==> flow/design.v <==
module vedic_2x2 (
    input  [1:0] a,
    input  [1:0] b,
    output [3:0] product
);
    wire [3:0] partial;
    wire c1, c2;
    assign partial[0] = a[0] & b[0];
    assign partial[1] = a[1] & b[0];
    assign partial[2] = a[0] & b[1];
    assign partial[3] = a[1] & b[1];
    assign product[0] = partial[0];
    assign {c1, product[1]} = partial[1] + partial[2];
    assign {c2, product[2]} = partial[3] + c1;
    assign product[3] = c2;
endmodule
module vedic_mult #(
    parameter WIDTH = 8
)(
    input  [WIDTH-1:0] a,
    input  [WIDTH-1:0] b,
    output [2*WIDTH-1:0] product
);
    generate
        if (WIDTH == 2) begin : base_case
            vedic_2x2 v2x2 (
                .a(a),
                .b(b),
                .product(product)
            );
        end else begin : recursive_case
            localparam HALF_WIDTH = WIDTH / 2;
            wire [WIDTH-1:0] q0, q1, q2, q3;
            wire [2*WIDTH-1:0] aligned_q0, aligned_q1, aligned_q2, aligned_q3;
            wire [2*WIDTH-1:0] temp1, temp2;
            vedic_mult #(HALF_WIDTH) m0 (
                .a(a[HALF_WIDTH-1:0]),
                .b(b[HALF_WIDTH-1:0]),
                .product(q0)
            );
            vedic_mult #(HALF_WIDTH) m1 (
                .a(a[WIDTH-1:HALF_WIDTH]),
                .b(b[HALF_WIDTH-1:0]),
                .product(q1)
            );
            vedic_mult #(HALF_WIDTH) m2 (
                .a(a[HALF_WIDTH-1:0]),
                .b(b[WIDTH-1:HALF_WIDTH]),
                .product(q2)
            );
            vedic_mult #(HALF_WIDTH) m3 (
                .a(a[WIDTH-1:HALF_WIDTH]),
                .b(b[WIDTH-1:HALF_WIDTH]),
                .product(q3)
            );
            assign aligned_q0 = {{WIDTH{1'b0}}, q0};
            assign aligned_q1 = {{HALF_WIDTH{1'b0}}, q1, {HALF_WIDTH{1'b0}}};
            assign aligned_q2 = {{HALF_WIDTH{1'b0}}, q2, {HALF_WIDTH{1'b0}}};
            assign aligned_q3 = {q3, {WIDTH{1'b0}}};
            assign temp1 = aligned_q0 + aligned_q1;
            assign temp2 = temp1 + aligned_q2;
            assign product = temp2 + aligned_q3;
        end
    endgenerate
endmodule
module sigmoid_activation #(
    parameter WIDTH = 16,
    parameter FRAC_BITS = 11
)(
    input  signed [WIDTH-1:0] x,
    output [WIDTH-1:0] y
);
    localparam signed [WIDTH-1:0] NEG_THRESHOLD = -(4 << FRAC_BITS);
    localparam signed [WIDTH-1:0] POS_THRESHOLD = (4 << FRAC_BITS);
    localparam [WIDTH-1:0] ZERO_VAL = {WIDTH{1'b0}};
    localparam [WIDTH-1:0] HALF_VAL = (1 << (WIDTH-1));
    localparam [WIDTH-1:0] ONE_VAL  = {WIDTH{1'b1}};
    reg [WIDTH-1:0] y_reg;
    always @(*) begin
        if ($signed(x) < NEG_THRESHOLD)
            y_reg = ZERO_VAL;
        else if ($signed(x) > POS_THRESHOLD)
            y_reg = ONE_VAL;
        else
            y_reg = HALF_VAL + {{3{x[WIDTH-1]}}, x[WIDTH-1:3]};
    end
    assign y = y_reg;
endmodule
module mac_unit #(
    parameter DATA_WIDTH = 8,
    parameter ACCUM_WIDTH = 32,
    parameter OUTPUT_WIDTH = 16,
    parameter USE_SQRT_CSLA = 1,
    parameter ENABLE_ACTIVATION = 1,
    parameter FRAC_BITS = 11
)(
    input  clk,
    input  rst_n,
    input  enable,
    input  clear_acc,
    input  [DATA_WIDTH-1:0] input_data,
    input  [DATA_WIDTH-1:0] weight,
    output [OUTPUT_WIDTH-1:0] mac_out,
    output [OUTPUT_WIDTH-1:0] activated_out,
    output valid,
    output overflow
);
    localparam MULT_WIDTH = 2 * DATA_WIDTH;
    wire [MULT_WIDTH-1:0] mult_result;
    reg [ACCUM_WIDTH-1:0] accumulator;
    reg [ACCUM_WIDTH-1:0] next_acc;
    wire [ACCUM_WIDTH:0] acc_sum;
    reg overflow_reg;
    reg valid_reg;
    vedic_mult #(
        .WIDTH(DATA_WIDTH)
    ) multiplier (
        .a(input_data),
        .b(weight),
        .product(mult_result)
    );
    assign acc_sum = {1'b0, accumulator} + {{(ACCUM_WIDTH-MULT_WIDTH+1){1'b0}}, mult_result};
    always @(*) begin
        if (enable) begin
            if (clear_acc) begin
                next_acc = {{(ACCUM_WIDTH-MULT_WIDTH){1'b0}}, mult_result};
            end else begin
                next_acc = acc_sum[ACCUM_WIDTH-1:0];
            end
        end else if (clear_acc) begin
            next_acc = {ACCUM_WIDTH{1'b0}};
        end else begin
            next_acc = accumulator;
        end
    end
    always @(posedge clk or negedge rst_n) begin
        if (!rst_n)
            accumulator <= {ACCUM_WIDTH{1'b0}};
        else
            accumulator <= next_acc;
    end
    always @(posedge clk or negedge rst_n) begin
        if (!rst_n)
            overflow_reg <= 1'b0;
        else if (clear_acc)
            overflow_reg <= 1'b0;
        else if (enable && acc_sum[ACCUM_WIDTH])
            overflow_reg <= 1'b1;
    end
    assign overflow = overflow_reg;
    assign mac_out = accumulator[OUTPUT_WIDTH-1:0];
    generate
        if (ENABLE_ACTIVATION) begin : gen_activation
            sigmoid_activation #(
                .WIDTH(OUTPUT_WIDTH),
                .FRAC_BITS(FRAC_BITS)
            ) activation (
                .x(mac_out),
                .y(activated_out)
            );
        end else begin : no_activation
            assign activated_out = mac_out;
        end
    endgenerate
    always @(posedge clk or negedge rst_n) begin
        if (!rst_n)
            valid_reg <= 1'b0;
        else
            valid_reg <= enable;
    end
    assign valid = valid_reg;
endmodule
module mac_array #(
    parameter NUM_CHANNELS = 4,
    parameter DATA_WIDTH = 8,
    parameter ACCUM_WIDTH = 32,
    parameter OUTPUT_WIDTH = 16
)(
    input  clk,
    input  rst_n,
    input  [NUM_CHANNELS-1:0] enable,
    input  [NUM_CHANNELS-1:0] clear_acc,
    input  [DATA_WIDTH*NUM_CHANNELS-1:0] input_data,
    input  [DATA_WIDTH*NUM_CHANNELS-1:0] weight,
    output [OUTPUT_WIDTH*NUM_CHANNELS-1:0] mac_out,
    output [OUTPUT_WIDTH*NUM_CHANNELS-1:0] activated_out,
    output [NUM_CHANNELS-1:0] valid,
    output [NUM_CHANNELS-1:0] overflow
);
    genvar i;
    generate
        for (i = 0; i < NUM_CHANNELS; i = i + 1) begin : mac_channels
            mac_unit #(
                .DATA_WIDTH(DATA_WIDTH),
                .ACCUM_WIDTH(ACCUM_WIDTH),
                .OUTPUT_WIDTH(OUTPUT_WIDTH)
            ) mac_inst (
                .clk(clk),
                .rst_n(rst_n),
                .enable(enable[i]),
                .clear_acc(clear_acc[i]),
                .input_data(input_data[DATA_WIDTH*(i+1)-1:DATA_WIDTH*i]),
                .weight(weight[DATA_WIDTH*(i+1)-1:DATA_WIDTH*i]),
                .mac_out(mac_out[OUTPUT_WIDTH*(i+1)-1:OUTPUT_WIDTH*i]),
                .activated_out(activated_out[OUTPUT_WIDTH*(i+1)-1:OUTPUT_WIDTH*i]),
                .valid(valid[i]),
                .overflow(overflow[i])
            );
        end
    endgenerate
endmodule
# From RTL to reports: mac_array
# Tool output for the design above, in the order of the flow.
# Line numbers count from 1 in the design file above.
# Cell names lack the library's common part.
# Not given: -
[design]
design = "mac_array"
clock = "clk"
lib = "sky130hd"
lib_corner = "tt_025C_1v80"

# Elaborated design
# Yosys after proc, flatten, opt, wreduce and memory -nomap, before mapping. Memory bits, and registers merged into a memory's read port (data or address), are not among the register bits. Print and check cells are not counted. Equal cells are merged and count once.
[op_classes]
muxes = 28
reduce_logical = 12
add_sub_neg = 196
n_logic = 256
n_cmp = 8
[ops]
columns = ["operator", "count"]
rows = [
  ["32-bit two-way mux", 12],
  ["1-bit by 1-bit adder with 2-bit output", 128],
  ["1-bit AND", 256],
  ["32-bit by 16-bit adder with 33-bit output", 4],
  ["8-bit by 6-bit adder with 8-bit output", 16],
  ["8-bit adder", 16],
  ["16-bit two-way mux", 8],
  ["4-bit by 6-bit adder with 7-bit output", 16],
  ["14-bit by 16-bit adder with 16-bit output", 4],
  ["16-bit by 14-bit less-than comparator with 1-bit output with constant B", 4],
  ["16-bit by 15-bit greater-than comparator with 1-bit output with constant B", 4],
  ["16-bit adder with constant A", 4],
  ["13-bit by 12-bit adder with 14-bit output", 4],
  ["8-bit by 12-bit adder with 13-bit output", 4],
  ["2-bit nonzero test", 8],
  ["1-bit two-way mux", 8],
  ["1-bit logical AND", 4],
]
[word_totals]
out_inout_bits = 136
in_bits = 74
regBits = 136
wordCells = 512

# Longest topological paths
# Yosys ltp: most cells in a row. Word level: on the elaborated netlist, between registers, memories and ports. Mapped: between sequential cells and ports; inverters and the memories' decode and read muxes count.
[depth]
depth_word = 13
abc_area = 0
depth_mapped = 31
depth_no_buf = 30

# Netlist
# Source: synth_stat.txt of the flow (Yosys; design flattened, memories mapped). It holds for the ABC_AREA given above (unset counts as 0); a run with the other value may have another netlist.
[synth_totals]
seq_area_mm2 = 0.0034033
cells = 2526
ff_cells = 136
n_buf = 123
yosys_area_mm2 = 0.0213167
[types]
columns = ["cell_type", "count", "area_total_um2"]
rows = [
  ["ha_1", 364, 4.55E+03],
  ["dfrtp_1", 136, 3.4E+03],
  ["fa_1", 104, 2.08E+03],
  ["and2_1", 260, 1626.56],
  ["inv_1", 266, 998.458],
  ["xor2_1", 101, 884.598],
  ["nand2_1", 217, 814.531],
  ["xnor2_1", 93, 814.531],
  ["a21oi_1", 149, 745.715],
  ["buf_4", 80, 600.576],
  ["a21o_1", 75, 563.04],
  ["o21ai_0", 94, 470.451],
  ["nor2_1", 111, 416.65],
  ["mux2i_1", 37, 370.355],
  ["nor2b_1", 35, 218.96],
  ["o21a_1", 28, 210.202],
  ["nand3_1", 38, 190.182],
  ["and3_1", 24, 150.144],
]
# Other cell types: 49; their cells: 314.
# By module: a second synthesis without flattening, with its own total; a netlist apart from the flattened one above.
[hier_totals]
hier_cells = 2320
area_unflattened_mm2 = 0.0201844
# Rows give one instance, submodules left out.
[modules]
columns = ["mod", "n_inst", "mod_seq_area_mm2", "area_mm2", "n_cells"]
rows = [
  ["mac_unit", 4, 0.0008508, 0.0025049, 284],
  ["vedic_mult (WIDTH=4)", 16, 0, 0.000249, 27],
  ["vedic_2x2", 64, 0, 0.00005, 6],
  ["vedic_mult (WIDTH=8)", 4, 0, 0.0005643, 66],
  ["sigmoid_activation", 4, 0, 0.0001802, 26],
  ["vedic_mult (WIDTH=2)", 64, 0, 0, 0],
  ["mac_array", 1, 0, 0, 0],
]

# Timing after synthesis
# OpenSTA on the mapped netlist: ideal clock, no wires. The path of least setup slack (recovery checks aside). Input and output delay are each 20% of the period. Register names are those of the netlist, which keeps one name where synthesis merged equal registers.
[synth_timing]
path_kind = "input port to flip-flop"
start = "input input_data[17]"
end = "register mac_channels[2].mac_inst.accumulator[28]"
stages = 27
launch_ns = 1.700
required_time_ns = 8.422
in_delay_ns = 1.700
path_delay_ns = 6.620
period_ns = 8.5
setup_slack_ns = 0.180
arrival_time_ns = 8.242
path_buffers = 1
setup_time_ns = 0.078
synth_period_reached_ns = 8.32
# "path_delay_ns" = arrival - input delay + setup time.
# "stages": output pins that drive a net of the path, with the launching flip-flop's if there is one; two outputs of one cell count as two.
# "synth_period_reached_ns" is the clock period less the worst setup slack; recovery checks do not enter. This is arithmetic on one report: input and output delays are still those of the set period (20% each).
# The rows between start and end are the longest chain of elaborated cells between them; the timing report does not say that the signal goes this way. Where chains are equally long, one stands for them.
# Each line given opens the expression or statement behind the cell; cells for indexed reads and writes are added by Yosys, which also makes memories of some case tables.
[synth_between]
cell_sequence = "and2_1 -> ha_1 -> ha_1 -> ha_1 -> fa_1 -> xor2_1 -> fa_1 -> fa_1 -> a21o_1 -> a21oi_1 -> xor2_1 -> fa_1 -> inv_1 -> ha_1 -> nand3_1 -> nor2_1 -> a2111oi_0 -> o21ai_0 -> xor2_1 -> ha_1 -> clkbuf_1 -> nand2_1 -> nor4_1 -> o21a_1 -> nor3_1 -> or4_1 -> a21oi_1"
elab_chain_len = 12
cone_cells = 28
cone_lines = 10
classes_between = "add/sub: 18; mux: 2; logic: 8"
[synth_rtl]
columns = ["element", "line", "source"]
rows = [
  ["start, declared", 183, "input  [DATA_WIDTH*NUM_CHANNELS-1:0] input_data,"],
  ["1-bit AND", 9, "assign partial[1] = a[1] & b[0];"],
  ["1-bit by 1-bit adder with 2-bit output", 13, ""],
  ["1-bit by 1-bit adder with 2-bit output", 14, ""],
  ["4-bit by 6-bit adder with 7-bit output", 60, "assign temp1 = aligned_q0 + aligned_q1;"],
  ["8-bit by 6-bit adder with 8-bit output", 61, "assign temp2 = temp1 + aligned_q2;"],
  ["8-bit adder", 62, ""],
  ["8-bit by 12-bit adder with 13-bit output", 60, ""],
  ["13-bit by 12-bit adder with 14-bit output", 61, ""],
  ["14-bit by 16-bit adder with 16-bit output", 62, ""],
  ["32-bit by 16-bit adder with 33-bit output", 122, "assign acc_sum = {1'b0, accumulator} + {{(ACCUM_WIDTH-MULT_WIDTH+1){1'b0}}, mult_result};"],
  ["32-bit two-way mux", 125, "if (clear_acc) begin"],
  ["32-bit two-way mux", 124, "if (enable) begin"],
  ["end, assigned", 138, "accumulator <= {ACCUM_WIDTH{1'b0}};"],
  ["end, assigned", 140, "accumulator <= next_acc;"],
  ["end, declared", 110, "reg [ACCUM_WIDTH-1:0] accumulator;"],
]

# Worst path after layout
# From the final timing report of job 1: the path of least setup slack in the routed layout; clock arrival at registers is part of the times.
[layout_timing]
path_kind = "input port to flip-flop"
start = "input input_data[16]"
end = "register mac_channels[2].mac_inst.accumulator[28]"
stages = 28
setup_slack_ns = 0.64
required_time_ns = 8.88
period_ns = 8.5
path_buffers = 2
arrival_time_ns = 8.23
in_delay_ns = 1.70
setup_time_ns = 0.07
launch_ns = 1.70
# The rows between start and end are the longest chain of elaborated cells between them; the timing report does not say that the signal goes this way. Where chains are equally long, one stands for them.
[layout_between]
cell_sequence = "buf_12 -> and2_4 -> ha_4 -> ha_4 -> ha_4 -> fa_2 -> xor2_2 -> fa_1 -> fa_2 -> a21o_1 -> a21oi_2 -> xor2_2 -> fa_1 -> inv_2 -> ha_4 -> nor2b_4 -> o31a_1 -> or4_4 -> a31oi_4 -> xnor2_4 -> ha_4 -> nand2_4 -> nor4_4 -> o21a_4 -> nor3_4 -> buf_4 -> or4_4 -> a21oi_2"
elab_chain_len = 12
cone_cells = 28
cone_lines = 10
classes_between = "add/sub: 18; mux: 2; logic: 8"
[layout_rtl]
columns = ["element", "line", "source"]
rows = [
  ["start, declared", 183, "input  [DATA_WIDTH*NUM_CHANNELS-1:0] input_data,"],
  ["1-bit AND", 10, "assign partial[2] = a[0] & b[1];"],
  ["1-bit by 1-bit adder with 2-bit output", 13, ""],
  ["1-bit by 1-bit adder with 2-bit output", 14, ""],
  ["4-bit by 6-bit adder with 7-bit output", 60, "assign temp1 = aligned_q0 + aligned_q1;"],
  ["8-bit by 6-bit adder with 8-bit output", 61, "assign temp2 = temp1 + aligned_q2;"],
  ["8-bit adder", 62, ""],
  ["8-bit by 12-bit adder with 13-bit output", 60, ""],
  ["13-bit by 12-bit adder with 14-bit output", 61, ""],
  ["14-bit by 16-bit adder with 16-bit output", 62, ""],
  ["32-bit by 16-bit adder with 33-bit output", 122, "assign acc_sum = {1'b0, accumulator} + {{(ACCUM_WIDTH-MULT_WIDTH+1){1'b0}}, mult_result};"],
  ["32-bit two-way mux", 125, "if (clear_acc) begin"],
  ["32-bit two-way mux", 124, "if (enable) begin"],
  ["end, assigned", 138, "accumulator <= {ACCUM_WIDTH{1'b0}};"],
  ["end, assigned", 140, "accumulator <= next_acc;"],
  ["end, declared", 110, "reg [ACCUM_WIDTH-1:0] accumulator;"],
]

# Record of 4 stored runs of the RTL-to-layout flow on mac_array, platform sky130hd. The runs are unordered. Constraints: input delay and output delay 20% of the set period each, output load 0.01 pF.
# "period_reached_ns" means the clock period less the worst setup slack. The figure is calculated, with input and output delays left at 20% of the set period.
# "critical_path_time_ns" means the part of the period allowed to the worst setup path (the constraints hold back 20% at inputs and 20% at outputs) less its slack; where the path has registers, the arrival times of their clocks count too.

[[run]]
name = "job 1"
[run.settings]
CAP_MARGIN = 15
CELL_PAD_IN_SITES_DETAIL_PLACEMENT = 1
CORE_ASPECT_RATIO = 0.88
CORE_MARGIN = 4
CTS_CLUSTER_DIAMETER = 292
CTS_CLUSTER_SIZE = 39
GPL_ROUTABILITY_DRIVEN = 1
GPL_TIMING_DRIVEN = 0
HOLD_SLACK_MARGIN = 0.01
MAX_ROUTING_LAYER = "met4"
SETUP_SLACK_MARGIN = 2.04
period_ns = 8.5
CORE_UTILIZATION = 40
SLEW_MARGIN = 20
[run.results]
synthesis_area_mm2 = 0.0213167
design_die_area_mm2 = 0.0570561
post_route_stdcell_area_mm2 = 0.0296584
setup_worst_slack_ns = 0.644
hold_worst_slack_ns = 0.537
period_reached_ns = 7.856
critical_path_time_ns = 6.16
critical_path_kind = "input port to flip-flop"

[[run]]
name = "job 2"
[run.settings]
CORE_ASPECT_RATIO = 0.88
CTS_CLUSTER_DIAMETER = 292
GPL_ROUTABILITY_DRIVEN = 0
HOLD_SLACK_MARGIN = 0.01
MAX_ROUTING_LAYER = "met4"
SETUP_SLACK_MARGIN = 2.04
period_ns = 8.5
CAP_MARGIN = 20
CORE_MARGIN = 2
CORE_UTILIZATION = 40
SLEW_MARGIN = 20
[run.results]
synthesis_area_mm2 = 0.0213167
design_die_area_mm2 = 0.0551575
post_route_stdcell_area_mm2 = 0.0293031
setup_worst_slack_ns = 0.912
hold_worst_slack_ns = 0.505
period_reached_ns = 7.588
critical_path_time_ns = 5.89
critical_path_kind = "input port to flip-flop"

[[run]]
name = "job 3"
[run.settings]
CAP_MARGIN = 25
GPL_ROUTABILITY_DRIVEN = 0
GPL_TIMING_DRIVEN = 0
PLACE_DENSITY = 0.45
TNS_END_PERCENT = 65
period_ns = 8.5
CORE_MARGIN = 2
CORE_UTILIZATION = 40
SLEW_MARGIN = 20
[run.results]
synthesis_area_mm2 = 0.0213167
design_die_area_mm2 = 0.0551545
post_route_stdcell_area_mm2 = 0.0254519
setup_worst_slack_ns = 0.307
hold_worst_slack_ns = 0.496
period_reached_ns = 8.193
critical_path_time_ns = 6.49
critical_path_kind = "input port to flip-flop"

[[run]]
name = "job 4"
[run.settings]
period_ns = 8.31
CAP_MARGIN = 20
CORE_MARGIN = 2
CORE_UTILIZATION = 40
SLEW_MARGIN = 20
[run.results]
synthesis_area_mm2 = 0.0213167
design_die_area_mm2 = 0.0551545
post_route_stdcell_area_mm2 = 0.0264266
setup_worst_slack_ns = 0.203
hold_worst_slack_ns = 0.505
period_reached_ns = 8.107
critical_path_time_ns = 6.45
critical_path_kind = "input port to flip-flop"
